==> flow/design.v <==
  module cfs_synch#(
    parameter DATA_WIDTH = 32
  ) (
    input                       clk,
    input     [DATA_WIDTH-1:0]  i,
    output reg[DATA_WIDTH-1:0]  o
  );
    always@(posedge clk) begin
      o <= i;
    end
  endmodule
  module cfs_edge_detect #(parameter bit EDGE = 1, parameter bit RESET_VAL = !EDGE)(
    input clk,
    input reset_n,
    input data,
    output reg detected
  );
    reg dly1_data;
    always@(posedge clk or negedge reset_n) begin
      if(reset_n == 0) begin
        dly1_data <= RESET_VAL;
      end
      else begin
        dly1_data <= data;
      end
    end
    assign detected = ((data == EDGE) & (dly1_data == !EDGE));
  endmodule
  module cfs_synch_fifo #(
     parameter DATA_WIDTH = 32,
     parameter FIFO_DEPTH = 8,
     parameter CDC        = 1,
    localparam CNT_WIDTH = $clog2(FIFO_DEPTH)
  ) (
    input                       reset_n,
    input                       push_clk,
    input                       push_valid,
    input[DATA_WIDTH-1:0]       push_data,
    output wire                 push_ready,
    output wire                 push_full,
    output wire                 push_empty,
    output reg[CNT_WIDTH:0]     push_fifo_lvl,
    input                       pop_clk,
    output wire                 pop_valid,
    output wire[DATA_WIDTH-1:0] pop_data,
    input                       pop_ready,
    output wire                 pop_full,
    output wire                 pop_empty,
    output reg[CNT_WIDTH:0]     pop_fifo_lvl
  );
    reg[DATA_WIDTH-1:0] fifo[0:FIFO_DEPTH-1];
    wire[CNT_WIDTH-1:0] rd_ptr_push;
    reg[CNT_WIDTH-1:0]  rd_ptr_pop;
    reg[CNT_WIDTH-1:0] next_wr_ptr_push;
    reg[CNT_WIDTH-1:0] next_rd_ptr_pop;
    reg[CNT_WIDTH-1:0] wr_ptr_push;
    wire[CNT_WIDTH-1:0] wr_ptr_pop;
    reg[CNT_WIDTH:0] push_fifo_lvl_dly;
    reg[CNT_WIDTH:0] pop_fifo_lvl_dly;
    always_comb begin
      if(wr_ptr_push == FIFO_DEPTH - 1) begin
        next_wr_ptr_push = 0;
      end
      else begin
        next_wr_ptr_push = wr_ptr_push + 1;
      end
    end
    always@(posedge push_clk or negedge reset_n) begin
      if(reset_n == 0) begin
        push_fifo_lvl_dly  <= 0;
      end
      else begin
        push_fifo_lvl_dly <= push_fifo_lvl;
      end
    end
    always@(posedge pop_clk or negedge reset_n) begin
      if(reset_n == 0) begin
        pop_fifo_lvl_dly  <= 0;
      end
      else begin
        pop_fifo_lvl_dly <= pop_fifo_lvl;
      end
    end
    assign push_empty = (push_fifo_lvl == 0);
    assign push_full  = (push_fifo_lvl == FIFO_DEPTH);
    always@(posedge push_clk or negedge reset_n) begin
      if(reset_n == 0) begin
        wr_ptr_push <= 0;
      end
      else begin
        if(push_valid & push_ready) begin
          fifo[wr_ptr_push] <= push_data;
          wr_ptr_push       <= next_wr_ptr_push;
        end
      end
    end
    assign push_ready = push_valid & !push_full;
    always_comb begin
      if(rd_ptr_pop == FIFO_DEPTH - 1) begin
        next_rd_ptr_pop = 0;
      end
      else begin
        next_rd_ptr_pop = rd_ptr_pop + 1;
      end
    end
    assign pop_empty = (pop_fifo_lvl == 0);
    assign pop_full  = (pop_fifo_lvl == FIFO_DEPTH);
    always@(posedge pop_clk or negedge reset_n) begin
      if(reset_n == 0) begin
        rd_ptr_pop <= 0;
      end
      else begin
        if(pop_valid & pop_ready) begin
          rd_ptr_pop <= next_rd_ptr_pop;
        end
      end
    end
    always_comb begin
      if(wr_ptr_push == rd_ptr_push) begin
        if(push_fifo_lvl_dly >= FIFO_DEPTH - 1) begin
          push_fifo_lvl = FIFO_DEPTH;
        end
        else begin
          push_fifo_lvl = 0;
        end
      end
      else if(wr_ptr_push > rd_ptr_push) begin
        push_fifo_lvl = wr_ptr_push - rd_ptr_push;
      end
      else begin
        push_fifo_lvl = FIFO_DEPTH - (rd_ptr_push - wr_ptr_push);
      end
    end
    always_comb begin
      if(wr_ptr_pop == rd_ptr_pop) begin
        if(pop_fifo_lvl_dly >= FIFO_DEPTH - 1) begin
          pop_fifo_lvl = FIFO_DEPTH;
        end
        else begin
          pop_fifo_lvl = 0;
        end
      end
      else if(wr_ptr_pop > rd_ptr_pop) begin
        pop_fifo_lvl = wr_ptr_pop - rd_ptr_pop;
      end
      else begin
        pop_fifo_lvl = FIFO_DEPTH - (rd_ptr_pop - wr_ptr_pop);
      end
    end
    assign pop_valid = !pop_empty;
    assign pop_data  = fifo[rd_ptr_pop];
    if(CDC == 1) begin
      cfs_synch#(CNT_WIDTH) synch_wr_ptr_push2pop(
        .clk(pop_clk),
        .i(wr_ptr_push),
        .o(wr_ptr_pop)
      );
      cfs_synch#(CNT_WIDTH) synch_rd_ptr_pop2push(
        .clk(push_clk),
        .i(rd_ptr_pop),
        .o(rd_ptr_push)
      );
    end
    else begin
       assign wr_ptr_pop  = wr_ptr_push;
       assign rd_ptr_push = rd_ptr_pop;
    end
  endmodule
  module cfs_rx_ctrl #(
    parameter ALGN_DATA_WIDTH       = 32,
    parameter STATUS_CNT_DROP_WIDTH = 8,
    localparam int unsigned ALGN_OFFSET_WIDTH = ALGN_DATA_WIDTH <= 8 ? 1 : $clog2(ALGN_DATA_WIDTH/8),
    localparam int unsigned ALGN_SIZE_WIDTH   = $clog2(ALGN_DATA_WIDTH/8)+1,
    localparam int unsigned FIFO_DATA_WIDTH   = ALGN_DATA_WIDTH + ALGN_OFFSET_WIDTH + ALGN_SIZE_WIDTH
  )(
    input                                  preset_n,
    input                                  pclk,
    input                                  clr_cnt_dop,
    output wire[STATUS_CNT_DROP_WIDTH-1:0] status_cnt_drop,
    input                                  md_rx_clk,
    input                                  md_rx_valid,
    input[ALGN_DATA_WIDTH-1:0]             md_rx_data,
    input[ALGN_OFFSET_WIDTH-1:0]           md_rx_offset,
    input[ALGN_SIZE_WIDTH-1:0]             md_rx_size,
    output wire                            md_rx_ready,
    output reg                             md_rx_err,
    output wire                            push_valid,
    output wire[FIFO_DATA_WIDTH-1:0]       push_data,
    input                                  push_ready,
    input                                  rx_fifo_full
    );
    localparam int unsigned DATA_MSB = ALGN_DATA_WIDTH-1;
    localparam int unsigned DATA_LSB = 0;
    localparam int unsigned OFFSET_MSB = ALGN_DATA_WIDTH+ALGN_OFFSET_WIDTH-1;
    localparam int unsigned OFFSET_LSB = ALGN_DATA_WIDTH;
    localparam int unsigned SIZE_MSB = ALGN_DATA_WIDTH+ALGN_OFFSET_WIDTH+ALGN_SIZE_WIDTH-1;
    localparam int unsigned SIZE_LSB = ALGN_DATA_WIDTH+ALGN_OFFSET_WIDTH;
    reg[STATUS_CNT_DROP_WIDTH-1:0] md_rx_clk_status_cnt_drop;
    cfs_synch#(STATUS_CNT_DROP_WIDTH) synch_status_cnt_drop(
      .clk(pclk),
      .i  (clr_cnt_dop ? {STATUS_CNT_DROP_WIDTH{1'b0}} : md_rx_clk_status_cnt_drop),
      .o  (status_cnt_drop)
    );
    always@(posedge md_rx_clk or negedge preset_n) begin
      if(!preset_n) begin
        md_rx_clk_status_cnt_drop <= 0;
      end
      else if(clr_cnt_dop) begin
        md_rx_clk_status_cnt_drop <= 0;
      end
      else begin
        if(md_rx_valid & md_rx_ready & md_rx_err) begin
          if(md_rx_clk_status_cnt_drop < (('h1 << STATUS_CNT_DROP_WIDTH) - 1)) begin
            md_rx_clk_status_cnt_drop <= md_rx_clk_status_cnt_drop + 1;
          end
        end
      end
    end
    wire[ALGN_SIZE_WIDTH:0]   md_rx_numer;
    wire[ALGN_SIZE_WIDTH-1:0] md_rx_rem;
    assign md_rx_numer = (ALGN_DATA_WIDTH / 8) + md_rx_offset;
    assign md_rx_rem   = md_rx_numer % md_rx_size;
    always_comb begin
      if(md_rx_valid == 1) begin
        if(md_rx_size == 0) begin
          md_rx_err = 1;
        end
        else if(md_rx_rem != 0) begin
          md_rx_err = 1;
        end
        else begin
          md_rx_err = 0;
        end
      end
      else begin
        md_rx_err = 0;
      end
    end
    assign md_rx_ready = (push_valid & push_ready) | md_rx_err;
    assign push_valid = md_rx_valid & !md_rx_err;
    assign push_data[SIZE_MSB  :SIZE_LSB]   = md_rx_size;
    assign push_data[OFFSET_MSB:OFFSET_LSB] = md_rx_offset;
    assign push_data[DATA_MSB  :DATA_LSB]   = md_rx_data;
  endmodule
  module cfs_tx_ctrl #(
    parameter ALGN_DATA_WIDTH = 32,
    localparam int unsigned ALGN_OFFSET_WIDTH = ALGN_DATA_WIDTH <= 8 ? 1 : $clog2(ALGN_DATA_WIDTH/8),
    localparam int unsigned ALGN_SIZE_WIDTH   = $clog2(ALGN_DATA_WIDTH/8)+1,
    localparam int unsigned FIFO_DATA_WIDTH   = ALGN_DATA_WIDTH + ALGN_OFFSET_WIDTH + ALGN_SIZE_WIDTH
  )(
    input                              pop_valid,
    input[FIFO_DATA_WIDTH-1:0]         pop_data,
    output wire                        pop_ready,
    output wire                        md_tx_valid,
    output wire[ALGN_DATA_WIDTH-1:0]   md_tx_data,
    output wire[ALGN_OFFSET_WIDTH-1:0] md_tx_offset,
    output wire[ALGN_SIZE_WIDTH-1:0]   md_tx_size,
    input                              md_tx_ready
    );
    localparam int unsigned DATA_MSB = ALGN_DATA_WIDTH-1;
    localparam int unsigned DATA_LSB = 0;
    localparam int unsigned OFFSET_MSB = ALGN_DATA_WIDTH+ALGN_OFFSET_WIDTH-1;
    localparam int unsigned OFFSET_LSB = ALGN_DATA_WIDTH;
    localparam int unsigned SIZE_MSB = ALGN_DATA_WIDTH+ALGN_OFFSET_WIDTH+ALGN_SIZE_WIDTH-1;
    localparam int unsigned SIZE_LSB = ALGN_DATA_WIDTH+ALGN_OFFSET_WIDTH;
    assign pop_ready    = pop_valid & md_tx_ready;
    assign md_tx_valid  = pop_valid;
    assign md_tx_data   = pop_data[DATA_MSB:DATA_LSB];
    assign md_tx_offset = pop_data[OFFSET_MSB:OFFSET_LSB];
    assign md_tx_size   = pop_data[SIZE_MSB:SIZE_LSB];
  endmodule
  module cfs_ctrl #(
    parameter ALGN_DATA_WIDTH = 32,
    localparam int unsigned ALGN_OFFSET_WIDTH = ALGN_DATA_WIDTH <= 8 ? 1 : $clog2(ALGN_DATA_WIDTH/8),
    localparam int unsigned ALGN_SIZE_WIDTH   = $clog2(ALGN_DATA_WIDTH/8)+1,
    localparam int unsigned FIFO_WIDTH        = ALGN_DATA_WIDTH + ALGN_OFFSET_WIDTH + ALGN_SIZE_WIDTH
  )(
    input                        reset_n,
    input                        clk,
    input                        pop_valid,
    input[FIFO_WIDTH-1:0]        pop_data,
    output reg                   pop_ready,
    output reg                   push_valid,
    output reg[FIFO_WIDTH-1:0]   push_data,
    input                        push_ready,
    input[ALGN_OFFSET_WIDTH-1:0] ctrl_offset,
    input[ALGN_SIZE_WIDTH-1:0]   ctrl_size
    );
    localparam int unsigned DATA_MSB = ALGN_DATA_WIDTH-1;
    localparam int unsigned DATA_LSB = 0;
    localparam int unsigned OFFSET_MSB = ALGN_DATA_WIDTH+ALGN_OFFSET_WIDTH-1;
    localparam int unsigned OFFSET_LSB = ALGN_DATA_WIDTH;
    localparam int unsigned SIZE_MSB = ALGN_DATA_WIDTH+ALGN_OFFSET_WIDTH+ALGN_SIZE_WIDTH-1;
    localparam int unsigned SIZE_LSB = ALGN_DATA_WIDTH+ALGN_OFFSET_WIDTH;
    reg[ALGN_OFFSET_WIDTH-1:0] unaligned_offset;
    reg[ALGN_SIZE_WIDTH-1:0] unaligned_size;
    reg[ALGN_DATA_WIDTH-1:0] unaligned_data;
    reg[ALGN_SIZE_WIDTH-1:0] unaligned_bytes_processed;
    reg[ALGN_SIZE_WIDTH-1:0] aligned_bytes_processed;
    always@(posedge clk or negedge reset_n) begin
      if(reset_n == 0) begin
        pop_ready                 <= 1;
        push_valid                <= 0;
        push_data                 <= 0;
        unaligned_offset          <= 0;
        unaligned_size            <= 0;
        unaligned_data            <= 0;
        unaligned_bytes_processed <= 0;
        aligned_bytes_processed   <= 0;
      end
      else begin
        if((push_valid == 1) & (push_ready == 0)) begin
          if(unaligned_bytes_processed >= unaligned_size) begin
            if((pop_valid == 1) && (pop_ready == 1)) begin
              pop_ready                 <= 0;
              unaligned_offset          <= pop_data[OFFSET_MSB:OFFSET_LSB];
              unaligned_size            <= pop_data[SIZE_MSB:SIZE_LSB];
              unaligned_data            <= pop_data[DATA_MSB:DATA_LSB];
              unaligned_bytes_processed <= 0;
            end
            else if((pop_valid == 1) && (pop_ready == 0)) begin
              pop_ready <= 1;
            end
            else begin
              pop_ready <= 1;
            end
          end
          else begin
            pop_ready <= 0;
          end
        end
        else if((push_valid == 1) & (push_ready == 1)) begin
          if(unaligned_bytes_processed >= unaligned_size) begin
            if((pop_valid == 1) && (pop_ready == 1)) begin
              if(pop_data[SIZE_MSB:SIZE_LSB] >= ctrl_size) begin
                push_valid                       <= 1;
                push_data[DATA_MSB:DATA_LSB]     <= ((('h1 << (ctrl_size * 8)) - 1) & (pop_data[DATA_MSB:DATA_LSB] >> (pop_data[OFFSET_MSB:OFFSET_LSB] * 8))) << (8 * ctrl_offset);
                push_data[SIZE_MSB:SIZE_LSB]     <= ctrl_size;
                push_data[OFFSET_MSB:OFFSET_LSB] <= ctrl_offset;
                unaligned_offset                 <= pop_data[OFFSET_MSB:OFFSET_LSB];
                unaligned_size                   <= pop_data[SIZE_MSB:SIZE_LSB];
                unaligned_data                   <= pop_data[DATA_MSB:DATA_LSB];
                unaligned_bytes_processed        <= ctrl_size;
                aligned_bytes_processed          <= 0;
                if(pop_data[SIZE_MSB:SIZE_LSB] > ctrl_size) begin
                  pop_ready <= 0;
                end
                else begin
                  pop_ready <= 1;
                end
              end
              else begin
                push_valid              <= 0;
                push_data               <= ((('h1 << (pop_data[SIZE_MSB:SIZE_LSB] * 8)) - 1) & (pop_data[DATA_MSB:DATA_LSB] >> (pop_data[OFFSET_MSB:OFFSET_LSB] * 8))) << (8 * ctrl_offset);
                aligned_bytes_processed <= pop_data[SIZE_MSB:SIZE_LSB];
              end
            end
            else if((pop_valid == 1) && (pop_ready == 0)) begin
              pop_ready               <= 1;
              push_valid              <= 0;
              push_data               <= 0;
              aligned_bytes_processed <= 0;
            end
            else begin
              pop_ready               <= 1;
              push_valid              <= 0;
              push_data               <= 0;
              aligned_bytes_processed <= 0;
            end
          end
          else begin
            if((unaligned_size - unaligned_bytes_processed) >= ctrl_size) begin
              push_valid                       <= 1;
              push_data[DATA_MSB:DATA_LSB]     <= ((('h1 << (ctrl_size * 8)) - 1) & (unaligned_data >> ((unaligned_offset + unaligned_bytes_processed) * 8))) << (8 * ctrl_offset);
              push_data[SIZE_MSB:SIZE_LSB]     <= ctrl_size;
              push_data[OFFSET_MSB:OFFSET_LSB] <= ctrl_offset;
              unaligned_bytes_processed        <= unaligned_bytes_processed + ctrl_size;
              aligned_bytes_processed          <= 0;
              if(unaligned_bytes_processed + ctrl_size >= unaligned_size) begin
                pop_ready <= 1;
              end
            end
            else begin
              push_valid                <= 0;
              push_data                 <= ((('h1 << ((unaligned_size - unaligned_bytes_processed) * 8)) - 1) & (unaligned_data >> ((unaligned_offset + unaligned_bytes_processed) * 8))) << (8 * ctrl_offset);
              unaligned_bytes_processed <= unaligned_size;
              aligned_bytes_processed   <= unaligned_size - unaligned_bytes_processed;
              pop_ready <= 1;
            end
          end
        end
        else begin
          if(unaligned_bytes_processed >= unaligned_size) begin
            if((pop_valid == 1) && (pop_ready == 1)) begin
              if(pop_data[SIZE_MSB:SIZE_LSB] >= (ctrl_size - aligned_bytes_processed)) begin
                push_valid                       <= 1;
                push_data[DATA_MSB:DATA_LSB]     <= push_data[DATA_MSB:DATA_LSB] | (((('h1 << ((ctrl_size - aligned_bytes_processed) * 8)) - 1) & (pop_data[DATA_MSB:DATA_LSB] >> (pop_data[OFFSET_MSB:OFFSET_LSB] * 8))) << (8 * (ctrl_offset + aligned_bytes_processed)));
                push_data[SIZE_MSB:SIZE_LSB]     <= ctrl_size;
                push_data[OFFSET_MSB:OFFSET_LSB] <= ctrl_offset;
                unaligned_offset                 <= pop_data[OFFSET_MSB:OFFSET_LSB];
                unaligned_size                   <= pop_data[SIZE_MSB:SIZE_LSB];
                unaligned_data                   <= pop_data[DATA_MSB:DATA_LSB];
                unaligned_bytes_processed        <= ctrl_size - aligned_bytes_processed;
                if(pop_data[SIZE_MSB:SIZE_LSB] == (ctrl_size - aligned_bytes_processed)) begin
                  pop_ready <= 1;
                end
                else begin
                  pop_ready <= 0;
                end
              end
              else begin
                push_valid                <= 0;
                push_data                 <= push_data | (((('h1 << (pop_data[SIZE_MSB:SIZE_LSB] * 8)) - 1) & (pop_data[DATA_MSB:DATA_LSB] >> (pop_data[OFFSET_MSB:OFFSET_LSB] * 8))) << (8 * (ctrl_offset + aligned_bytes_processed)));
                aligned_bytes_processed   <= aligned_bytes_processed + pop_data[SIZE_MSB:SIZE_LSB];
                unaligned_offset          <= pop_data[OFFSET_MSB:OFFSET_LSB];
                unaligned_size            <= pop_data[SIZE_MSB:SIZE_LSB];
                unaligned_data            <= pop_data[DATA_MSB:DATA_LSB];
                unaligned_bytes_processed <= pop_data[SIZE_MSB:SIZE_LSB];
                pop_ready                 <= 1;
              end
            end
            else if((pop_valid == 1) && (pop_ready == 0)) begin
              pop_ready <= 1;
            end
            else begin
              pop_ready <= 1;
            end
          end
          else begin
            if(unaligned_size - unaligned_bytes_processed >= (ctrl_size - aligned_bytes_processed)) begin
              push_valid                       <= 1;
              push_data[DATA_MSB:DATA_LSB]     <= push_data[DATA_MSB:DATA_LSB] | (((('h1 << ((ctrl_size - aligned_bytes_processed) * 8)) - 1) & (unaligned_data >> ((unaligned_offset + unaligned_bytes_processed) * 8))) << (8 * (ctrl_offset + aligned_bytes_processed)));
              push_data[SIZE_MSB:SIZE_LSB]     <= ctrl_size;
              push_data[OFFSET_MSB:OFFSET_LSB] <= ctrl_offset;
              unaligned_bytes_processed        <= unaligned_bytes_processed + ctrl_size - aligned_bytes_processed;
              if(unaligned_bytes_processed + ctrl_size - aligned_bytes_processed >= unaligned_size) begin
                pop_ready <= 1;
              end
              else begin
                pop_ready <= 0;
              end
            end
            else begin
              push_valid                <= 0;
              push_data                 <= push_data | (((('h1 << ((unaligned_size - unaligned_bytes_processed) * 8)) - 1) & (unaligned_data >> ((unaligned_offset + unaligned_bytes_processed) * 8))) << (8 * (ctrl_offset + aligned_bytes_processed)));
              aligned_bytes_processed   <= aligned_bytes_processed + (unaligned_size - unaligned_bytes_processed) ;
              unaligned_bytes_processed <= unaligned_size;
              pop_ready <= 1;
            end
          end
        end
      end
    end
  endmodule
  module cfs_regs#(
    parameter APB_ADDR_WIDTH        = 16,
    parameter ALGN_DATA_WIDTH       = 32,
    parameter STATUS_CNT_DROP_WIDTH = 8,
    parameter STATUS_RX_LVL_WIDTH   = 4,
    parameter STATUS_TX_LVL_WIDTH   = 4,
    localparam int unsigned APB_DATA_WIDTH  = 32,
    localparam int unsigned ALGN_OFFSET_WIDTH = ALGN_DATA_WIDTH <= 8 ? 1 : $clog2(ALGN_DATA_WIDTH/8),
    localparam int unsigned ALGN_SIZE_WIDTH   = $clog2(ALGN_DATA_WIDTH/8)+1) (
    input wire                            pclk,
    input wire                            presetn,
    input wire[APB_ADDR_WIDTH-1:0]        paddr,
    input wire                            pwrite,
    input wire                            psel,
    input wire                            penable,
    input wire[APB_DATA_WIDTH-1:0]        pwdata,
    output reg                            pready,
    output reg[APB_DATA_WIDTH-1:0]        prdata,
    output reg                            pslverr,
    output reg[ALGN_OFFSET_WIDTH-1:0]     ctrl_offset,
    output reg[ALGN_SIZE_WIDTH-1:0]       ctrl_size,
    output reg                            ctrl_clr,
    input wire[STATUS_CNT_DROP_WIDTH-1:0] status_cnt_drop,
    input wire[STATUS_RX_LVL_WIDTH-1:0]   status_rx_lvl,
    input wire[STATUS_TX_LVL_WIDTH-1:0]   status_tx_lvl,
    input wire                            rx_fifo_empty,
    input wire                            rx_fifo_full,
    input wire                            tx_fifo_empty,
    input wire                            tx_fifo_full,
    input wire                            max_drop,
    output wire                           irq
  );
    localparam ADDR_CTRL    = 'h0000;
    localparam ADDR_STATUS  = 'h000c;
    localparam ADDR_IRQEN   = 'h00f0;
    localparam ADDR_IRQ     = 'h00f4;
    localparam LSB_CTRL_SIZE   = 0;
    localparam LSB_CTRL_OFFSET = 8;
    localparam LSB_CTRL_CLR    = 16;
    localparam LSB_STATUS_CNT_DROP = 0;
    localparam LSB_STATUS_RX_LVL   = 8;
    localparam LSB_STATUS_TX_LVL   = 16;
    localparam LSB_IRQEN_RX_FIFO_EMPTY = 0;
    localparam LSB_IRQEN_RX_FIFO_FULL  = 1;
    localparam LSB_IRQEN_TX_FIFO_EMPTY = 2;
    localparam LSB_IRQEN_TX_FIFO_FULL  = 3;
    localparam LSB_IRQEN_MAX_DROP      = 4;
    localparam LSB_IRQ_RX_FIFO_EMPTY = LSB_IRQEN_RX_FIFO_EMPTY;
    localparam LSB_IRQ_RX_FIFO_FULL  = LSB_IRQEN_RX_FIFO_FULL;
    localparam LSB_IRQ_TX_FIFO_EMPTY = LSB_IRQEN_TX_FIFO_EMPTY;
    localparam LSB_IRQ_TX_FIFO_FULL  = LSB_IRQEN_TX_FIFO_FULL;
    localparam LSB_IRQ_MAX_DROP      = LSB_IRQEN_MAX_DROP;
    wire[APB_ADDR_WIDTH-1:0] addr_aligned;
    assign addr_aligned = {paddr[APB_ADDR_WIDTH-1:2], 2'b00};
    reg wr_ctrl_is_illegal;
    wire[ALGN_SIZE_WIDTH-1:0] ctrl_size_wr_val;
    assign ctrl_size_wr_val = pwdata[LSB_CTRL_SIZE + ALGN_SIZE_WIDTH - 1 : LSB_CTRL_SIZE];
    wire[ALGN_OFFSET_WIDTH-1:0] ctrl_offset_wr_val;
    assign ctrl_offset_wr_val = pwdata[LSB_CTRL_OFFSET + ALGN_OFFSET_WIDTH - 1 : LSB_CTRL_OFFSET];
    reg[APB_DATA_WIDTH-1:0] ctrl_rd_val;
    wire[ALGN_SIZE_WIDTH:0]   ctrl_wr_numer;
    wire[ALGN_SIZE_WIDTH-1:0] ctrl_wr_rem;
    assign ctrl_wr_numer = (ALGN_DATA_WIDTH / 8) + ctrl_offset_wr_val;
    assign ctrl_wr_rem   = ctrl_wr_numer % ctrl_size_wr_val;
    reg irqen_rx_fifo_empty;
    reg irqen_rx_fifo_full;
    reg irqen_tx_fifo_empty;
    reg irqen_tx_fifo_full;
    reg irqen_max_drop;
    reg irq_rx_fifo_empty;
    reg irq_rx_fifo_full;
    reg irq_tx_fifo_empty;
    reg irq_tx_fifo_full;
    reg irq_max_drop;
    always_comb begin
      ctrl_rd_val = 0;
      ctrl_rd_val[LSB_CTRL_SIZE   + ALGN_SIZE_WIDTH   - 1 : LSB_CTRL_SIZE]   = ctrl_size;
      ctrl_rd_val[LSB_CTRL_OFFSET + ALGN_OFFSET_WIDTH - 1 : LSB_CTRL_OFFSET] = ctrl_offset;
    end
    reg[APB_DATA_WIDTH-1:0] status_rd_val;
    always_comb begin
      status_rd_val = 0;
      status_rd_val[LSB_STATUS_CNT_DROP+ STATUS_CNT_DROP_WIDTH-1:LSB_STATUS_CNT_DROP] = status_cnt_drop;
      status_rd_val[LSB_STATUS_RX_LVL  + STATUS_RX_LVL_WIDTH-1  :LSB_STATUS_RX_LVL]   = status_rx_lvl;
      status_rd_val[LSB_STATUS_TX_LVL  + STATUS_TX_LVL_WIDTH-1  :LSB_STATUS_TX_LVL]   = status_tx_lvl;
    end
    reg[APB_DATA_WIDTH-1:0] irqen_rd_val;
    always_comb begin
      irqen_rd_val = 0;
      irqen_rd_val[LSB_IRQEN_RX_FIFO_EMPTY] = irqen_rx_fifo_empty;
      irqen_rd_val[LSB_IRQEN_RX_FIFO_FULL]  = irqen_rx_fifo_full;
      irqen_rd_val[LSB_IRQEN_TX_FIFO_EMPTY] = irqen_tx_fifo_empty;
      irqen_rd_val[LSB_IRQEN_TX_FIFO_FULL]  = irqen_tx_fifo_full;
      irqen_rd_val[LSB_IRQEN_MAX_DROP]      = irqen_max_drop;
    end
    reg[APB_DATA_WIDTH-1:0] irq_rd_val;
    always_comb begin
      irq_rd_val = 0;
      irq_rd_val[LSB_IRQEN_RX_FIFO_EMPTY] = irq_rx_fifo_empty;
      irq_rd_val[LSB_IRQEN_RX_FIFO_FULL]  = irq_rx_fifo_full;
      irq_rd_val[LSB_IRQEN_TX_FIFO_EMPTY] = irq_tx_fifo_empty;
      irq_rd_val[LSB_IRQEN_TX_FIFO_FULL]  = irq_tx_fifo_full;
      irq_rd_val[LSB_IRQEN_MAX_DROP]      = irq_max_drop;
    end
    wire edge_rx_fifo_empty;
    wire edge_rx_fifo_full;
    wire edge_tx_fifo_empty;
    wire edge_tx_fifo_full;
    wire edge_max_drop;
    cfs_edge_detect #(.EDGE(1), .RESET_VAL(1)) edge_detect_rx_fifo_empty(.clk(pclk), .reset_n(presetn), .data(rx_fifo_empty), .detected(edge_rx_fifo_empty));
    cfs_edge_detect #(.EDGE(1), .RESET_VAL(0)) edge_detect_rx_fifo_full( .clk(pclk), .reset_n(presetn), .data(rx_fifo_full),  .detected(edge_rx_fifo_full));
    cfs_edge_detect #(.EDGE(1), .RESET_VAL(1)) edge_detect_tx_fifo_empty(.clk(pclk), .reset_n(presetn), .data(tx_fifo_empty), .detected(edge_tx_fifo_empty));
    cfs_edge_detect #(.EDGE(1), .RESET_VAL(0)) edge_detect_tx_fifo_full( .clk(pclk), .reset_n(presetn), .data(tx_fifo_full),  .detected(edge_tx_fifo_full));
    cfs_edge_detect #(.EDGE(1), .RESET_VAL(0)) edge_detect_max_drop(     .clk(pclk), .reset_n(presetn), .data(max_drop),      .detected(edge_max_drop));
    assign irq = 
      (edge_rx_fifo_empty & irqen_rx_fifo_empty) | 
      (edge_rx_fifo_full  & irqen_rx_fifo_full)  | 
      (edge_tx_fifo_empty & irqen_tx_fifo_empty) | 
      (edge_tx_fifo_full  & irqen_tx_fifo_full) | 
      (edge_max_drop      & irqen_max_drop);
    always@(posedge pclk or negedge presetn) begin
      if(presetn == 0) begin
        ctrl_offset <= 0;
        ctrl_size   <= 1;
        irqen_rx_fifo_empty <= 0;
        irqen_rx_fifo_full  <= 0;
        irqen_tx_fifo_empty <= 0;
        irqen_tx_fifo_full  <= 0;
        irqen_max_drop      <= 0;
        irq_rx_fifo_empty <= 0;
        irq_rx_fifo_full  <= 0;
        irq_tx_fifo_empty <= 0;
        irq_tx_fifo_full  <= 0;
        irq_max_drop      <= 0;
        wr_ctrl_is_illegal <= 0;
        ctrl_clr           <= 0;
        pready             <= 0;
        pslverr            <= 0;
        prdata             <= 0;
      end
      else begin
        ctrl_clr <= 0;
        if(psel == 1 && penable == 1) begin
          if(pready == 0) begin
            case(addr_aligned) 
              ADDR_CTRL : begin
                if(pwrite) begin
                  if(wr_ctrl_is_illegal == 0) begin
                    if(ctrl_size_wr_val == 0) begin
                      wr_ctrl_is_illegal <= 1;
                      pready             <= 0;
                      pslverr            <= 0;
                    end
                    else if(ctrl_wr_rem != 0) begin
                      wr_ctrl_is_illegal <= 1;
                      pready             <= 0;
                      pslverr            <= 0;
                    end
                    else if(ctrl_offset_wr_val + ctrl_size_wr_val > (ALGN_DATA_WIDTH / 8)) begin
                      wr_ctrl_is_illegal <= 1;
                      pready             <= 0;
                      pslverr            <= 0;
                    end
                    else begin
                      wr_ctrl_is_illegal <= 0;
                      pready             <= 1;
                      pslverr            <= 0;
                      ctrl_size          <= ctrl_size_wr_val;
                      ctrl_offset        <= ctrl_offset_wr_val;
                      ctrl_clr           <= pwdata[LSB_CTRL_CLR];
                    end
                  end
                  else begin
                    wr_ctrl_is_illegal <= 0;
                    pready             <= 1;
                    pslverr            <= 1;
                  end
                end
                else begin
                  prdata <= ctrl_rd_val;
                  pready <= 1;
                end
              end
              ADDR_STATUS : begin
                if(pwrite) begin
                  pready  <= 1;
                  pslverr <= 1;
                  prdata  <= 0;
                end
                else begin
                  pready  <= 1;
                  pslverr <= 0;
                  prdata  <= status_rd_val;
                end
              end
              ADDR_IRQEN : begin
                if(pwrite) begin
                  pready  <= 1;
                  pslverr <= 0;
                  irqen_rx_fifo_empty <= pwdata[LSB_IRQEN_RX_FIFO_EMPTY];
                  irqen_rx_fifo_full  <= pwdata[LSB_IRQEN_RX_FIFO_FULL];
                  irqen_tx_fifo_empty <= pwdata[LSB_IRQEN_TX_FIFO_EMPTY];
                  irqen_tx_fifo_full  <= pwdata[LSB_IRQEN_TX_FIFO_FULL];
                  irqen_max_drop      <= pwdata[LSB_IRQEN_MAX_DROP];
                end
                else begin
                  pready  <= 1;
                  pslverr <= 0;
                  prdata  <= irqen_rd_val;
                end
              end
              ADDR_IRQ : begin
                if(pwrite) begin
                  pready  <= 1;
                  pslverr <= 0;
                  irq_rx_fifo_empty <= irq_rx_fifo_empty & !pwdata[LSB_IRQEN_RX_FIFO_EMPTY];
                  irq_rx_fifo_full  <= irq_rx_fifo_full  & !pwdata[LSB_IRQEN_RX_FIFO_FULL];
                  irq_tx_fifo_empty <= irq_tx_fifo_empty & !pwdata[LSB_IRQEN_TX_FIFO_EMPTY];
                  irq_tx_fifo_full  <= irq_tx_fifo_full  & !pwdata[LSB_IRQEN_TX_FIFO_FULL];
                  irq_max_drop      <= irq_max_drop      & !pwdata[LSB_IRQEN_MAX_DROP];
                end
                else begin
                  pready  <= 1;
                  pslverr <= 0;
                  prdata  <= irq_rd_val;
                end
              end
              default : begin
                pready  <= 1;
                pslverr <= 1;
                prdata  <= 0;
              end
            endcase
          end
          else begin
            pready  <= 0;
            pslverr <= 0;
            prdata  <= 0;
          end
        end
        else begin
          pready  <= 0;
          pslverr <= 0;
          prdata  <= 0;
        end
        if(edge_rx_fifo_empty) begin
          irq_rx_fifo_empty <= 1;
        end
        if(edge_rx_fifo_full) begin
          irq_rx_fifo_full <= 1;
        end
        if(edge_tx_fifo_empty) begin
          irq_tx_fifo_empty <= 1;
        end
        if(edge_tx_fifo_full) begin
          irq_tx_fifo_full <= 1;
        end
        if(edge_max_drop) begin
          irq_max_drop <= 1;
        end
      end
    end
  endmodule
  module cfs_aligner_core#(
    parameter APB_ADDR_WIDTH  = 16,
    parameter ALGN_DATA_WIDTH = 32,
    parameter FIFO_DEPTH      = 8,
     parameter CDC_RX_TO_REG  = 1,
     parameter CDC_REG_TO_TX  = 1,
    localparam int unsigned STATUS_CNT_DROP_WIDTH = 8,
    localparam int unsigned APB_DATA_WIDTH  = 32,
    localparam int unsigned ALGN_OFFSET_WIDTH = ALGN_DATA_WIDTH <= 8 ? 1 : $clog2(ALGN_DATA_WIDTH/8),
    localparam int unsigned ALGN_SIZE_WIDTH   = $clog2(ALGN_DATA_WIDTH/8)+1
  ) (
    input wire pclk,
    input wire preset_n,
    input wire[APB_ADDR_WIDTH-1:0]    paddr,
    input wire                        pwrite,
    input wire                        psel,
    input wire                        penable,
    input wire[APB_DATA_WIDTH-1:0]    pwdata,
    output wire                       pready,
    output reg[APB_DATA_WIDTH-1:0]    prdata,
    output reg                        pslverr,
    input                             md_rx_clk,
    input                             md_rx_valid,
    input[ALGN_DATA_WIDTH-1:0]        md_rx_data,
    input[ALGN_OFFSET_WIDTH-1:0]      md_rx_offset,
    input[ALGN_SIZE_WIDTH-1:0]        md_rx_size,
    output reg                        md_rx_ready,
    output reg                        md_rx_err,
    input                             md_tx_clk,
    output reg                        md_tx_valid,
    output reg[ALGN_DATA_WIDTH-1:0]   md_tx_data,
    output reg[ALGN_OFFSET_WIDTH-1:0] md_tx_offset,
    output reg[ALGN_SIZE_WIDTH-1:0]   md_tx_size,
    input                             md_tx_ready,
    input                             md_tx_err,
    output wire                       irq
  );
    localparam int unsigned FIFO_WIDTH        = ALGN_DATA_WIDTH + ALGN_OFFSET_WIDTH + ALGN_SIZE_WIDTH;
    localparam int unsigned FIFO_LVL_WIDTH    = $clog2(FIFO_DEPTH) + 1;
    wire[STATUS_CNT_DROP_WIDTH-1:0] rx_ctrl_2_regs_status_cnt_drop;
    wire                            regs_2_rx_ctrl_ctrl_clr;
    wire                            rx_ctrl_2_rx_fifo_push_valid;
    wire[FIFO_WIDTH-1:0]            rx_ctrl_2_rx_fifo_push_data;
    wire                            rx_fifo_2_rx_ctrl_push_ready;
    wire                            rx_fifo_2_rx_ctrl_push_full;
    wire                            rx_fifo_2_regs_fifo_full;
    wire                            rx_fifo_2_regs_fifo_empty;
    wire[FIFO_LVL_WIDTH-1:0]        rx_fifo_2_regs_fifo_lvl;
    wire[FIFO_LVL_WIDTH-1:0]        tx_fifo_2_regs_fifo_lvl;
    wire                            tx_fifo_2_regs_fifo_empty;
    wire                            tx_fifo_2_regs_fifo_full;
    wire                            tx_fifo_2_tx_ctrl_pop_valid;
    wire[FIFO_WIDTH-1:0]            tx_fifo_2_tx_ctrl_pop_data;
    wire                            tx_fifo_2_tx_ctrl_pop_ready;
    wire                            rx_fifo_2_ctrl_pop_valid;
    wire[FIFO_WIDTH-1:0]            rx_fifo_2_ctrl_pop_data;
    wire                            rx_fifo_2_ctrl_pop_ready;
    wire                            ctrl_2_tx_fifo_push_valid;
    wire[FIFO_WIDTH-1:0]            ctrl_2_tx_fifo_push_data;
    wire                            ctrl_2_tx_fifo_push_ready;
    wire[ALGN_OFFSET_WIDTH-1:0]     regs_2_ctrl_ctrl_offset;
    wire[ALGN_SIZE_WIDTH-1:0]       regs_2_ctrl_ctrl_size;
    cfs_rx_ctrl #(
      .ALGN_DATA_WIDTH      (ALGN_DATA_WIDTH),
      .STATUS_CNT_DROP_WIDTH(STATUS_CNT_DROP_WIDTH)
    ) rx_ctrl (
      .preset_n       (preset_n),
      .pclk           (pclk),
      .status_cnt_drop(rx_ctrl_2_regs_status_cnt_drop),
      .clr_cnt_dop    (regs_2_rx_ctrl_ctrl_clr),
      .md_rx_clk      (md_rx_clk),
      .md_rx_valid    (md_rx_valid),
      .md_rx_data     (md_rx_data),
      .md_rx_offset   (md_rx_offset),
      .md_rx_size     (md_rx_size),
      .md_rx_ready    (md_rx_ready),
      .md_rx_err      (md_rx_err),
      .push_valid     (rx_ctrl_2_rx_fifo_push_valid),
      .push_data      (rx_ctrl_2_rx_fifo_push_data),
      .push_ready     (rx_fifo_2_rx_ctrl_push_ready),
      .rx_fifo_full   (rx_fifo_2_rx_ctrl_push_full)
    );
    cfs_synch_fifo #(
      .DATA_WIDTH(FIFO_WIDTH),
      .FIFO_DEPTH(FIFO_DEPTH),
      .CDC(       CDC_RX_TO_REG)) rx_fifo (
      .reset_n      (preset_n),
      .push_clk     (md_rx_clk),
      .push_valid   (rx_ctrl_2_rx_fifo_push_valid),
      .push_data    (rx_ctrl_2_rx_fifo_push_data),
      .push_ready   (rx_fifo_2_rx_ctrl_push_ready),
      .push_full    (rx_fifo_2_rx_ctrl_push_full),
      .push_empty   (),
      .push_fifo_lvl(),
      .pop_clk      (pclk),
      .pop_valid    (rx_fifo_2_ctrl_pop_valid),
      .pop_data     (rx_fifo_2_ctrl_pop_data),
      .pop_ready    (rx_fifo_2_ctrl_pop_ready),
      .pop_full     (rx_fifo_2_regs_fifo_full),
      .pop_empty    (rx_fifo_2_regs_fifo_empty),
      .pop_fifo_lvl (rx_fifo_2_regs_fifo_lvl)
    );
    cfs_synch_fifo #(
      .DATA_WIDTH(FIFO_WIDTH),
      .FIFO_DEPTH(FIFO_DEPTH),
      .CDC(       CDC_REG_TO_TX)) tx_fifo (
      .reset_n   (preset_n),
      .push_clk  (pclk),
      .push_valid(ctrl_2_tx_fifo_push_valid),
      .push_data (ctrl_2_tx_fifo_push_data),
      .push_ready(ctrl_2_tx_fifo_push_ready),
      .push_full (tx_fifo_2_regs_fifo_full),
      .push_empty(tx_fifo_2_regs_fifo_empty),
      .push_fifo_lvl(tx_fifo_2_regs_fifo_lvl),
      .pop_clk   (md_tx_clk),
      .pop_valid (tx_fifo_2_tx_ctrl_pop_valid),
      .pop_data  (tx_fifo_2_tx_ctrl_pop_data),
      .pop_ready (tx_fifo_2_tx_ctrl_pop_ready),
      .pop_full  (),
      .pop_empty (),
      .pop_fifo_lvl ()
    );
    cfs_tx_ctrl #(
      .ALGN_DATA_WIDTH(ALGN_DATA_WIDTH)
    ) tx_ctrl (
      .pop_valid   (tx_fifo_2_tx_ctrl_pop_valid),
      .pop_data    (tx_fifo_2_tx_ctrl_pop_data),
      .pop_ready   (tx_fifo_2_tx_ctrl_pop_ready),
      .md_tx_valid (md_tx_valid),
      .md_tx_data  (md_tx_data),
      .md_tx_offset(md_tx_offset),
      .md_tx_size  (md_tx_size),
      .md_tx_ready (md_tx_ready)
    );
    cfs_ctrl #(
      .ALGN_DATA_WIDTH(ALGN_DATA_WIDTH)
    ) ctrl(
      .reset_n    (preset_n),
      .clk        (pclk),
      .pop_valid  (rx_fifo_2_ctrl_pop_valid),
      .pop_data   (rx_fifo_2_ctrl_pop_data),
      .pop_ready  (rx_fifo_2_ctrl_pop_ready),
      .push_valid (ctrl_2_tx_fifo_push_valid),
      .push_data  (ctrl_2_tx_fifo_push_data),
      .push_ready (ctrl_2_tx_fifo_push_ready),
      .ctrl_offset(regs_2_ctrl_ctrl_offset),
      .ctrl_size  (regs_2_ctrl_ctrl_size)
      );
    cfs_regs#(
      .APB_ADDR_WIDTH       (APB_ADDR_WIDTH),
      .STATUS_CNT_DROP_WIDTH(STATUS_CNT_DROP_WIDTH),
      .ALGN_DATA_WIDTH      (ALGN_DATA_WIDTH)) regs (
      .pclk           (pclk),
      .presetn        (preset_n),
      .paddr          (paddr),
      .pwrite         (pwrite),
      .psel           (psel),
      .penable        (penable),
      .pwdata         (pwdata),
      .pready         (pready),
      .prdata         (prdata),
      .pslverr        (pslverr),
      .ctrl_offset    (regs_2_ctrl_ctrl_offset),
      .ctrl_size      (regs_2_ctrl_ctrl_size),
      .ctrl_clr       (regs_2_rx_ctrl_ctrl_clr),
      .status_cnt_drop(rx_ctrl_2_regs_status_cnt_drop),
      .status_rx_lvl  (rx_fifo_2_regs_fifo_lvl),
      .status_tx_lvl  (tx_fifo_2_regs_fifo_lvl),
      .rx_fifo_empty  (rx_fifo_2_regs_fifo_empty),
      .rx_fifo_full   (rx_fifo_2_regs_fifo_full),
      .tx_fifo_empty  (tx_fifo_2_regs_fifo_empty),
      .tx_fifo_full   (tx_fifo_2_regs_fifo_full),
      .max_drop       (rx_ctrl_2_regs_status_cnt_drop == (('h1 << STATUS_CNT_DROP_WIDTH) - 1)),
      .irq            (irq)
    );
  endmodule
  module cfs_aligner#(
    parameter ALGN_DATA_WIDTH = 32,
    parameter FIFO_DEPTH      = 8,
    localparam int unsigned APB_ADDR_WIDTH    = 16,
    localparam int unsigned APB_DATA_WIDTH    = 32,
    localparam int unsigned ALGN_OFFSET_WIDTH = ALGN_DATA_WIDTH <= 8 ? 1 : $clog2(ALGN_DATA_WIDTH/8),
    localparam int unsigned ALGN_SIZE_WIDTH   = $clog2(ALGN_DATA_WIDTH/8)+1
  ) (
    input wire clk,
    input wire reset_n,
    input wire[APB_ADDR_WIDTH-1:0]    paddr,
    input wire                        pwrite,
    input wire                        psel,
    input wire                        penable,
    input wire[APB_DATA_WIDTH-1:0]    pwdata,
    output wire                       pready,
    output reg[APB_DATA_WIDTH-1:0]    prdata,
    output reg                        pslverr,
    input                             md_rx_valid,
    input[ALGN_DATA_WIDTH-1:0]        md_rx_data,
    input[ALGN_OFFSET_WIDTH-1:0]      md_rx_offset,
    input[ALGN_SIZE_WIDTH-1:0]        md_rx_size,
    output reg                        md_rx_ready,
    output reg                        md_rx_err,
    output reg                        md_tx_valid,
    output reg[ALGN_DATA_WIDTH-1:0]   md_tx_data,
    output reg[ALGN_OFFSET_WIDTH-1:0] md_tx_offset,
    output reg[ALGN_SIZE_WIDTH-1:0]   md_tx_size,
    input                             md_tx_ready,
    input                             md_tx_err,
    output reg                        irq
  );
    localparam int unsigned STATUS_CNT_DROP_WIDTH = 8;
    cfs_aligner_core#(
      .APB_ADDR_WIDTH( APB_ADDR_WIDTH),
      .ALGN_DATA_WIDTH(ALGN_DATA_WIDTH),
      .FIFO_DEPTH(     FIFO_DEPTH),
      .CDC_RX_TO_REG(  0),
      .CDC_REG_TO_TX(  0)) core (
      .pclk        (clk),
      .preset_n    (reset_n),
      .paddr       (paddr),
      .pwrite      (pwrite),
      .psel        (psel),
      .penable     (penable),
      .pwdata      (pwdata),
      .pready      (pready),
      .prdata      (prdata),
      .pslverr     (pslverr),
      .md_rx_clk   (clk),
      .md_rx_valid (md_rx_valid),
      .md_rx_data  (md_rx_data),
      .md_rx_offset(md_rx_offset),
      .md_rx_size  (md_rx_size),
      .md_rx_ready (md_rx_ready),
      .md_rx_err   (md_rx_err),
      .md_tx_clk   (clk),
      .md_tx_valid (md_tx_valid),
      .md_tx_data  (md_tx_data),
      .md_tx_offset(md_tx_offset),
      .md_tx_size  (md_tx_size),
      .md_tx_ready (md_tx_ready),
      .md_tx_err   (md_tx_err),
      .irq         (irq)
    );
  endmodule
=== Step by step through the tools: cfs_aligner ===
What the tools print for cfs_aligner, step after step.
Line numbers count from 1 in the design file above.
Not given: -

* Top module: cfs_aligner
* Clock port: clk
* Standard-cell library: sky130hd
* Timing corner: tt_025C_1v80

=== Elaborated design ===
Source: Yosys, flattened and elaborated. Widths are those after wreduce. Registers that Yosys merges into a memory's read port (data or address) are not register bits. Print and check cells do not count.

* Bits of input ports: 93
* Elaborated cells: 479
* Output and inout port bits: 75
* Flip-flop bits (word level): 774

* Equality and inequality tests: 59
* Shift operators: 16
* Add/subtract/negate cells: 28
* Div/mod/pow operators: 2
* Reductions and logical operators: 73
* Mux-type cells: 174
* Bitwise operators: 53
* Order comparisons: 16

{| class="wikitable"
|+ Operator list
! kind !! number
|-
| 32-bit two-way mux || 21
|-
| 37-bit parallel mux with 8-bit select || 2
|-
| 32-bit AND || 4
|-
| 32-bit parallel mux with 4-bit select || 1
|-
| 3-bit two-way mux || 41
|-
| 1-bit two-way mux || 78
|-
| 37-bit by 1-bit subtractor with 37-bit output with constant B || 2
|-
| 37-bit AND || 2
|-
| 37-bit OR || 2
|-
| 37-bit by 5-bit left shift with 37-bit output || 2
|-
| 32-bit by 1-bit subtractor with 32-bit output with constant B || 2
|-
| 32-bit OR || 2
|-
| 32-bit by 32-bit left shift with 32-bit output || 2
|-
| 32-bit by 5-bit left shift with 32-bit output || 2
|-
| 3-bit AND reduction || 18
|-
| 3-bit == test with constant B || 16
|-
| 4-bit two-way mux || 10
|-
| 1-bit by 32-bit left shift with 37-bit output with constant A || 1
|-
| 1-bit by 6-bit left shift with 37-bit output with constant A || 1
|-
| 32-bit by 5-bit >> shifter with 37-bit output || 1
|-
| 32-bit by 7-bit >> shifter with 37-bit output || 1
|-
| 37-bit by 32-bit left shift with 37-bit output || 1
|-
| 37-bit by 7-bit left shift with 37-bit output || 1
|-
| 4-bit AND reduction || 9
|-
| 2-bit nonzero test || 17
|-
| 1-bit by 32-bit left shift with 32-bit output with constant A || 1
|-
| 1-bit by 6-bit left shift with 32-bit output with constant A || 1
|-
| 32-bit by 32-bit >> shifter with 32-bit output || 1
|}

Not listed: further kinds 44, cells in them 179.

=== Logic depth ===
Longest topological path by Yosys (ltp), each cell counted once; first at word level (registers and memories cut), then after technology mapping (sequential cells cut; the memories' decode and read muxes count).

* Depth in word-level cells: 15
* ABC_AREA: 0
* Mapped depth: 25
* Mapped depth without buffers: 22

=== Synthesis result ===
Source: synth_stat.txt of the flow (Yosys; design flattened, memories mapped). It holds for the ABC_AREA given above (unset counts as 0); a run with the other value may have another netlist.
The area totals of this step are shown rounded.

* Buffer cells: 179
* Sequential area: 22000 µm²
* Synthesis area: 35000 µm²
* Standard cells after synthesis: 2805
* Flip-flops: 752

{| class="wikitable"
|+ Cells by type
! type !! number !! area in all (µm²)
|-
| sky130_fd_sc_hd__edfxtp_1 || 592 || 1.78E+04
|-
| sky130_fd_sc_hd__dfrtp_1 || 148 || 3.7E+03
|-
| sky130_fd_sc_hd__mux2_2 || 139 || 1.57E+03
|-
| sky130_fd_sc_hd__ha_1 || 80 || 1000.96
|-
| sky130_fd_sc_hd__nand2_1 || 262 || 983.443
|-
| sky130_fd_sc_hd__o21ai_0 || 125 || 625.6
|-
| sky130_fd_sc_hd__nor2_1 || 161 || 604.33
|-
| sky130_fd_sc_hd__a222oi_1 || 51 || 510.49
|-
| sky130_fd_sc_hd__mux2i_1 || 49 || 490.47
|-
| sky130_fd_sc_hd__a22o_1 || 51 || 446.678
|-
| sky130_fd_sc_hd__nor3_1 || 81 || 405.389
|-
| sky130_fd_sc_hd__a21oi_1 || 80 || 400.384
|-
| sky130_fd_sc_hd__clkbuf_1 || 103 || 386.621
|-
| sky130_fd_sc_hd__a22oi_1 || 49 || 367.853
|-
| sky130_fd_sc_hd__a221oi_1 || 38 || 332.819
|-
| sky130_fd_sc_hd__a41oi_1 || 37 || 324.061
|-
| sky130_fd_sc_hd__fa_1 || 14 || 280.269
|-
| sky130_fd_sc_hd__inv_1 || 72 || 270.259
|}

Not listed: further types 86, cells in them 673.
By module: a second synthesis without flattening, with its own total; a netlist apart from the flattened one above.

* Cells (unflattened synthesis): 2589
* Area (unflattened synthesis): 35000 µm²

Rows give one instance, submodules left out.

{| class="wikitable"
|+ By module
! module !! instances !! cells !! sequential area (µm²) !! area (µm²)
|-
| cfs_synch_fifo || 2 || 685 || 9200 || 12000
|-
| cfs_ctrl #(ALGN_DATA_WIDTH=32) || 1 || 815 || 2100 || 6900
|-
| cfs_regs || 1 || 204 || 880 || 2200
|-
| cfs_rx_ctrl || 1 || 140 || 200 || 1200
|-
| cfs_tx_ctrl #(ALGN_DATA_WIDTH=32) || 1 || 39 || 0.0 || 290
|-
| cfs_synch #(DATA_WIDTH=8) || 1 || 8 || 160 || 160
|-
| cfs_edge_detect || 3 || 2 || 25 || 39
|-
| cfs_edge_detect || 2 || 2 || 26 || 40
|-
| cfs_aligner_core || 1 || 3 || 0.0 || 16
|-
| cfs_aligner || 1 || 0 || 0.0 || 0.0
|}

=== Worst setup path after synthesis ===
Source: OpenSTA report_checks on the synthesized netlist (no wires, ideal clock, input and output delay 20% of the period each), path of least setup slack; recovery checks are left aside. Register names are those of the netlist, which keeps one name where synthesis merged equal registers.

* Path type: input-to-output
* Start: in md_rx_size[1]
* End: out md_rx_ready
* Output delay: 2.000 ns
* Clock period: 10.0 ns
* Arrival: 4.930 ns
* Slack: 3.070 ns
* Delay of the path: 2.930 ns
* Required time: 8.000 ns
* Stages on the path: 13
* Path buffers: 0
* External input delay: 2.000 ns
* Launch time at the first pin: 2.000 ns
* Synthesis period reached: 6.93 ns

"delay of the path" is the arrival time less input delay plus setup time.
A path that ends at an output port has no setup time.
"stages on the path" counts driving pins, that of a launching flip-flop among them; a cell with two outputs on the path counts twice.
"synthesis period reached" = period - worst setup slack (recovery checks aside). The figure is calculated, with input and output delays left at 20% of the set period.
Between the ends stands the longest chain of elaborated cells between them, by number of cells; it is not shown to be the way that was timed. Of several equally long chains one is given.
A line is the first line of the expression or statement that the cell stems from. Yosys adds cells for indexed reads and writes and turns some case tables into memories.

* Path through: sky130_fd_sc_hd__nor2_1 > sky130_fd_sc_hd__nand2_1 > sky130_fd_sc_hd__ha_1 > sky130_fd_sc_hd__o21a_1 > sky130_fd_sc_hd__o21ai_0 > sky130_fd_sc_hd__nor2b_1 > sky130_fd_sc_hd__mux2_2 > sky130_fd_sc_hd__ha_1 > sky130_fd_sc_hd__a21boi_0 > sky130_fd_sc_hd__a311o_1 > sky130_fd_sc_hd__o41ai_1 > sky130_fd_sc_hd__a21oi_1 > sky130_fd_sc_hd__nand2b_1
* Length of the longest elaborated chain: 10
* Elaborated cells on any way between the ends: 11
* Those cells by class: div (1); mux (3); logic (4); reduce/logical (3)

{| class="wikitable"
|+ Ends and longest elaborated chain, post-synthesis
! item !! line !! source
|-
| start, declared || 915 || <nowiki>input[ALGN_SIZE_WIDTH-1:0]        md_rx_size,</nowiki>
|-
| 4-bit by 3-bit remainder unit with 4-bit output || 222 || <nowiki>assign md_rx_rem   = md_rx_numer % md_rx_size;</nowiki>
|-
| 3-bit nonzero test || 228 || <nowiki>else if(md_rx_rem != 0) begin</nowiki>
|-
| 1-bit two-way mux || 228 ||
|-
| 1-bit two-way mux || 225 || <nowiki>if(md_rx_size == 0) begin</nowiki>
|-
| 1-bit two-way mux || 224 || <nowiki>if(md_rx_valid == 1) begin</nowiki>
|-
| 1-bit logical NOT || 240 || <nowiki>assign push_valid = md_rx_valid & !md_rx_err;</nowiki>
|-
| 1-bit AND || 240 ||
|-
| 1-bit AND || 97 || <nowiki>assign push_ready = push_valid & !push_full;</nowiki>
|-
| 1-bit AND || 239 || <nowiki>assign md_rx_ready = (push_valid & push_ready) | md_rx_err;</nowiki>
|-
| 1-bit OR || 239 ||
|-
| end, declared || 916 || <nowiki>output reg                        md_rx_ready,</nowiki>
|}

Some nets on the timed path still bear RTL names; the line given drives or declares the net.

{| class="wikitable"
|+ Named nets, post-synthesis
! signal !! line
|-
| md_rx_err || 224
|}

=== Timing after layout ===
Path of least setup slack in the final report of record 1 (OpenROAD, finished layout, wires in). Where an end is a register, its clock arrival counts in the times.

* Path type: input-to-output
* Start: in md_rx_size[1]
* End: out md_rx_ready
* External input delay: 1.42 ns
* Launch time at the first pin: 1.42 ns
* Slack: 1.30 ns
* Stages on the path: 15
* Path buffers: 2
* Arrival: 4.36 ns
* Clock period: 7.08 ns
* Required time: 5.66 ns
* Output delay: 1.42 ns

Between the ends stands the longest chain of elaborated cells between them, by number of cells; it is not shown to be the way that was timed. Of several equally long chains one is given.

* Path through: sky130_fd_sc_hd__buf_8 > sky130_fd_sc_hd__nor2_4 > sky130_fd_sc_hd__nand2_4 > sky130_fd_sc_hd__ha_4 > sky130_fd_sc_hd__o21a_1 > sky130_fd_sc_hd__o21ai_2 > sky130_fd_sc_hd__nor2b_4 > sky130_fd_sc_hd__mux2_4 > sky130_fd_sc_hd__ha_4 > sky130_fd_sc_hd__a21boi_2 > sky130_fd_sc_hd__a311o_1 > sky130_fd_sc_hd__o41ai_4 > sky130_fd_sc_hd__a21oi_2 > sky130_fd_sc_hd__nand2b_1 > sky130_fd_sc_hd__buf_2
* Length of the longest elaborated chain: 10
* Elaborated cells on any way between the ends: 11
* Those cells by class: div (1); mux (3); logic (4); reduce/logical (3)

{| class="wikitable"
|+ Ends and longest elaborated chain, after layout
! item !! line !! source
|-
| start, declared || 915 || <nowiki>input[ALGN_SIZE_WIDTH-1:0]        md_rx_size,</nowiki>
|-
| 4-bit by 3-bit remainder unit with 4-bit output || 222 || <nowiki>assign md_rx_rem   = md_rx_numer % md_rx_size;</nowiki>
|-
| 3-bit nonzero test || 228 || <nowiki>else if(md_rx_rem != 0) begin</nowiki>
|-
| 1-bit two-way mux || 228 ||
|-
| 1-bit two-way mux || 225 || <nowiki>if(md_rx_size == 0) begin</nowiki>
|-
| 1-bit two-way mux || 224 || <nowiki>if(md_rx_valid == 1) begin</nowiki>
|-
| 1-bit logical NOT || 240 || <nowiki>assign push_valid = md_rx_valid & !md_rx_err;</nowiki>
|-
| 1-bit AND || 240 ||
|-
| 1-bit AND || 97 || <nowiki>assign push_ready = push_valid & !push_full;</nowiki>
|-
| 1-bit AND || 239 || <nowiki>assign md_rx_ready = (push_valid & push_ready) | md_rx_err;</nowiki>
|-
| 1-bit OR || 239 ||
|-
| end, declared || 916 || <nowiki>output reg                        md_rx_ready,</nowiki>
|}

Flow measurements of cfs_aligner on sky130hd: 6 stored runs with different settings, listed in no order. Input and output delays are each 20% of the period that was set; the output load is 0.01 pF.
"period achieved": clock period set for the run, less the worst setup slack. It is reckoned from that one timing run; input and output delays stay at 20% of the period that was set.
"time on the worst setup path": the worst setup path's part of the clock period (all of it between registers, 20% less for each end at a port) less its slack. A launch clock that arrives late makes it longer, a capture clock that arrives late makes it shorter.
The measured numbers are rounded.

=== Record 1 ===
{| class="wikitable"
! Setting !! Value
|-
| CAP_MARGIN || 5
|-
| CORE_MARGIN || 8
|-
| CORE_UTILIZATION || 31
|-
| HOLD_SLACK_MARGIN || 0.03
|-
| PLACE_DENSITY_LB_ADDON || 0.21
|-
| SETUP_SLACK_MARGIN || 1.4
|-
| SLEW_MARGIN || 40
|-
| period_ns || 7.08
|-
! Result !! Value
|-
| Total negative setup slack || 0.000 ns
|-
| Standard-cell area after layout || 42000 µm²
|-
| Final design utilization || 37 %
|-
| Time on the worst setup path || 2.95 ns
|-
| Kind of the worst setup path || input-to-output
|-
| Worst setup slack after layout || 1.3 ns
|-
| Worst hold slack || 0.46 ns
|-
| Yosys chip area after synthesis || 35000 µm²
|-
| Period achieved || 5.778 ns
|-
| Overall die area || 130000 µm²
|}

=== Record 2 ===
{| class="wikitable"
! Setting !! Value
|-
| SETUP_SLACK_MARGIN || 2.5
|-
| TNS_END_PERCENT || 55
|-
| period_ns || 10.0
|-
| CAP_MARGIN || 20
|-
| CORE_MARGIN || 2
|-
| CORE_UTILIZATION || 40
|-
| SLEW_MARGIN || 20
|-
! Result !! Value
|-
| Total negative setup slack || 0.000 ns
|-
| Standard-cell area after layout || 41000 µm²
|-
| Final design utilization || 46 %
|-
| Time on the worst setup path || 3.19 ns
|-
| Kind of the worst setup path || input-to-output
|-
| Worst setup slack after layout || 2.8 ns
|-
| Worst hold slack || 0.47 ns
|-
| Yosys chip area after synthesis || 35000 µm²
|-
| Period achieved || 7.192 ns
|-
| Overall die area || 91000 µm²
|}

=== Record 3 ===
{| class="wikitable"
! Setting !! Value
|-
| ABC_AREA || 1
|-
| CAP_MARGIN || 20
|-
| CELL_PAD_IN_SITES_DETAIL_PLACEMENT || 1
|-
| CELL_PAD_IN_SITES_GLOBAL_PLACEMENT || 2
|-
| CORE_ASPECT_RATIO || 1.28
|-
| CORE_MARGIN || 6
|-
| GPL_ROUTABILITY_DRIVEN || 1
|-
| MAX_ROUTING_LAYER || met4
|-
| MIN_ROUTING_LAYER || met2
|-
| PLACE_DENSITY || 0.4
|-
| SETUP_SLACK_MARGIN || 2.5
|-
| SLEW_MARGIN || 15
|-
| TNS_END_PERCENT || 45
|-
| period_ns || 11.9
|-
| CORE_UTILIZATION || 40
|-
! Result !! Value
|-
| Total negative setup slack || 0.000 ns
|-
| Standard-cell area after layout || 41000 µm²
|-
| Final design utilization || 46 %
|-
| Time on the worst setup path || 4.11 ns
|-
| Kind of the worst setup path || input-to-output
|-
| Worst setup slack after layout || 3.0 ns
|-
| Worst hold slack || 0.47 ns
|-
| Yosys chip area after synthesis || 36000 µm²
|-
| Period achieved || 8.873 ns
|-
| Overall die area || 97000 µm²
|}

=== Record 4 ===
{| class="wikitable"
! Setting !! Value
|-
| CORE_UTILIZATION || 40
|-
| CTS_CLUSTER_DIAMETER || 27
|-
| GPL_ROUTABILITY_DRIVEN || 0
|-
| HOLD_SLACK_MARGIN || 0.11
|-
| period_ns || 10.0
|-
| CAP_MARGIN || 20
|-
| CORE_MARGIN || 2
|-
| SLEW_MARGIN || 20
|-
! Result !! Value
|-
| Total negative setup slack || 0.000 ns
|-
| Standard-cell area after layout || 44000 µm²
|-
| Final design utilization || 50 %
|-
| Time on the worst setup path || 4.58 ns
|-
| Kind of the worst setup path || input-to-output
|-
| Worst setup slack after layout || 1.4 ns
|-
| Worst hold slack || 0.47 ns
|-
| Yosys chip area after synthesis || 35000 µm²
|-
| Period achieved || 8.577 ns
|-
| Overall die area || 91000 µm²
|}

=== Record 5 ===
{| class="wikitable"
! Setting !! Value
|-
| CAP_MARGIN || 10
|-
| CORE_ASPECT_RATIO || 0.52
|-
| CORE_MARGIN || 9
|-
| CORE_UTILIZATION || 64
|-
| CTS_CLUSTER_SIZE || 57
|-
| MAX_ROUTING_LAYER || met5
|-
| PLACE_DENSITY_LB_ADDON || 0.02
|-
| SETUP_SLACK_MARGIN || 0.49
|-
| TNS_END_PERCENT || 75
|-
| period_ns || 6.78
|-
| SLEW_MARGIN || 20
|-
! Result !! Value
|-
| Total negative setup slack || 0.000 ns
|-
| Standard-cell area after layout || 40000 µm²
|-
| Final design utilization || 74 %
|-
| Time on the worst setup path || 3.31 ns
|-
| Kind of the worst setup path || input-to-output
|-
| Worst setup slack after layout || 0.76 ns
|-
| Worst hold slack || 0.49 ns
|-
| Yosys chip area after synthesis || 35000 µm²
|-
| Period achieved || 6.022 ns
|-
| Overall die area || 65000 µm²
|}

=== Record 6 ===
{| class="wikitable"
! Setting !! Value
|-
| CORE_MARGIN || 8
|-
| CORE_UTILIZATION || 46
|-
| CTS_CLUSTER_DIAMETER || 280
|-
| GPL_ROUTABILITY_DRIVEN || 1
|-
| PLACE_DENSITY || 0.4
|-
| SETUP_SLACK_MARGIN || 0.25
|-
| SLEW_MARGIN || 10
|-
| period_ns || 15.0
|-
| CAP_MARGIN || 20
|-
! Result !! Value
|-
| Total negative setup slack || 0.000 ns
|-
| Standard-cell area after layout || 40000 µm²
|-
| Final design utilization || 53 %
|-
| Time on the worst setup path || 4.46 ns
|-
| Kind of the worst setup path || input-to-output
|-
| Worst setup slack after layout || 4.5 ns
|-
| Worst hold slack || 0.45 ns
|-
| Yosys chip area after synthesis || 35000 µm²
|-
| Period achieved || 10.462 ns
|-
| Overall die area || 86000 µm²
|}
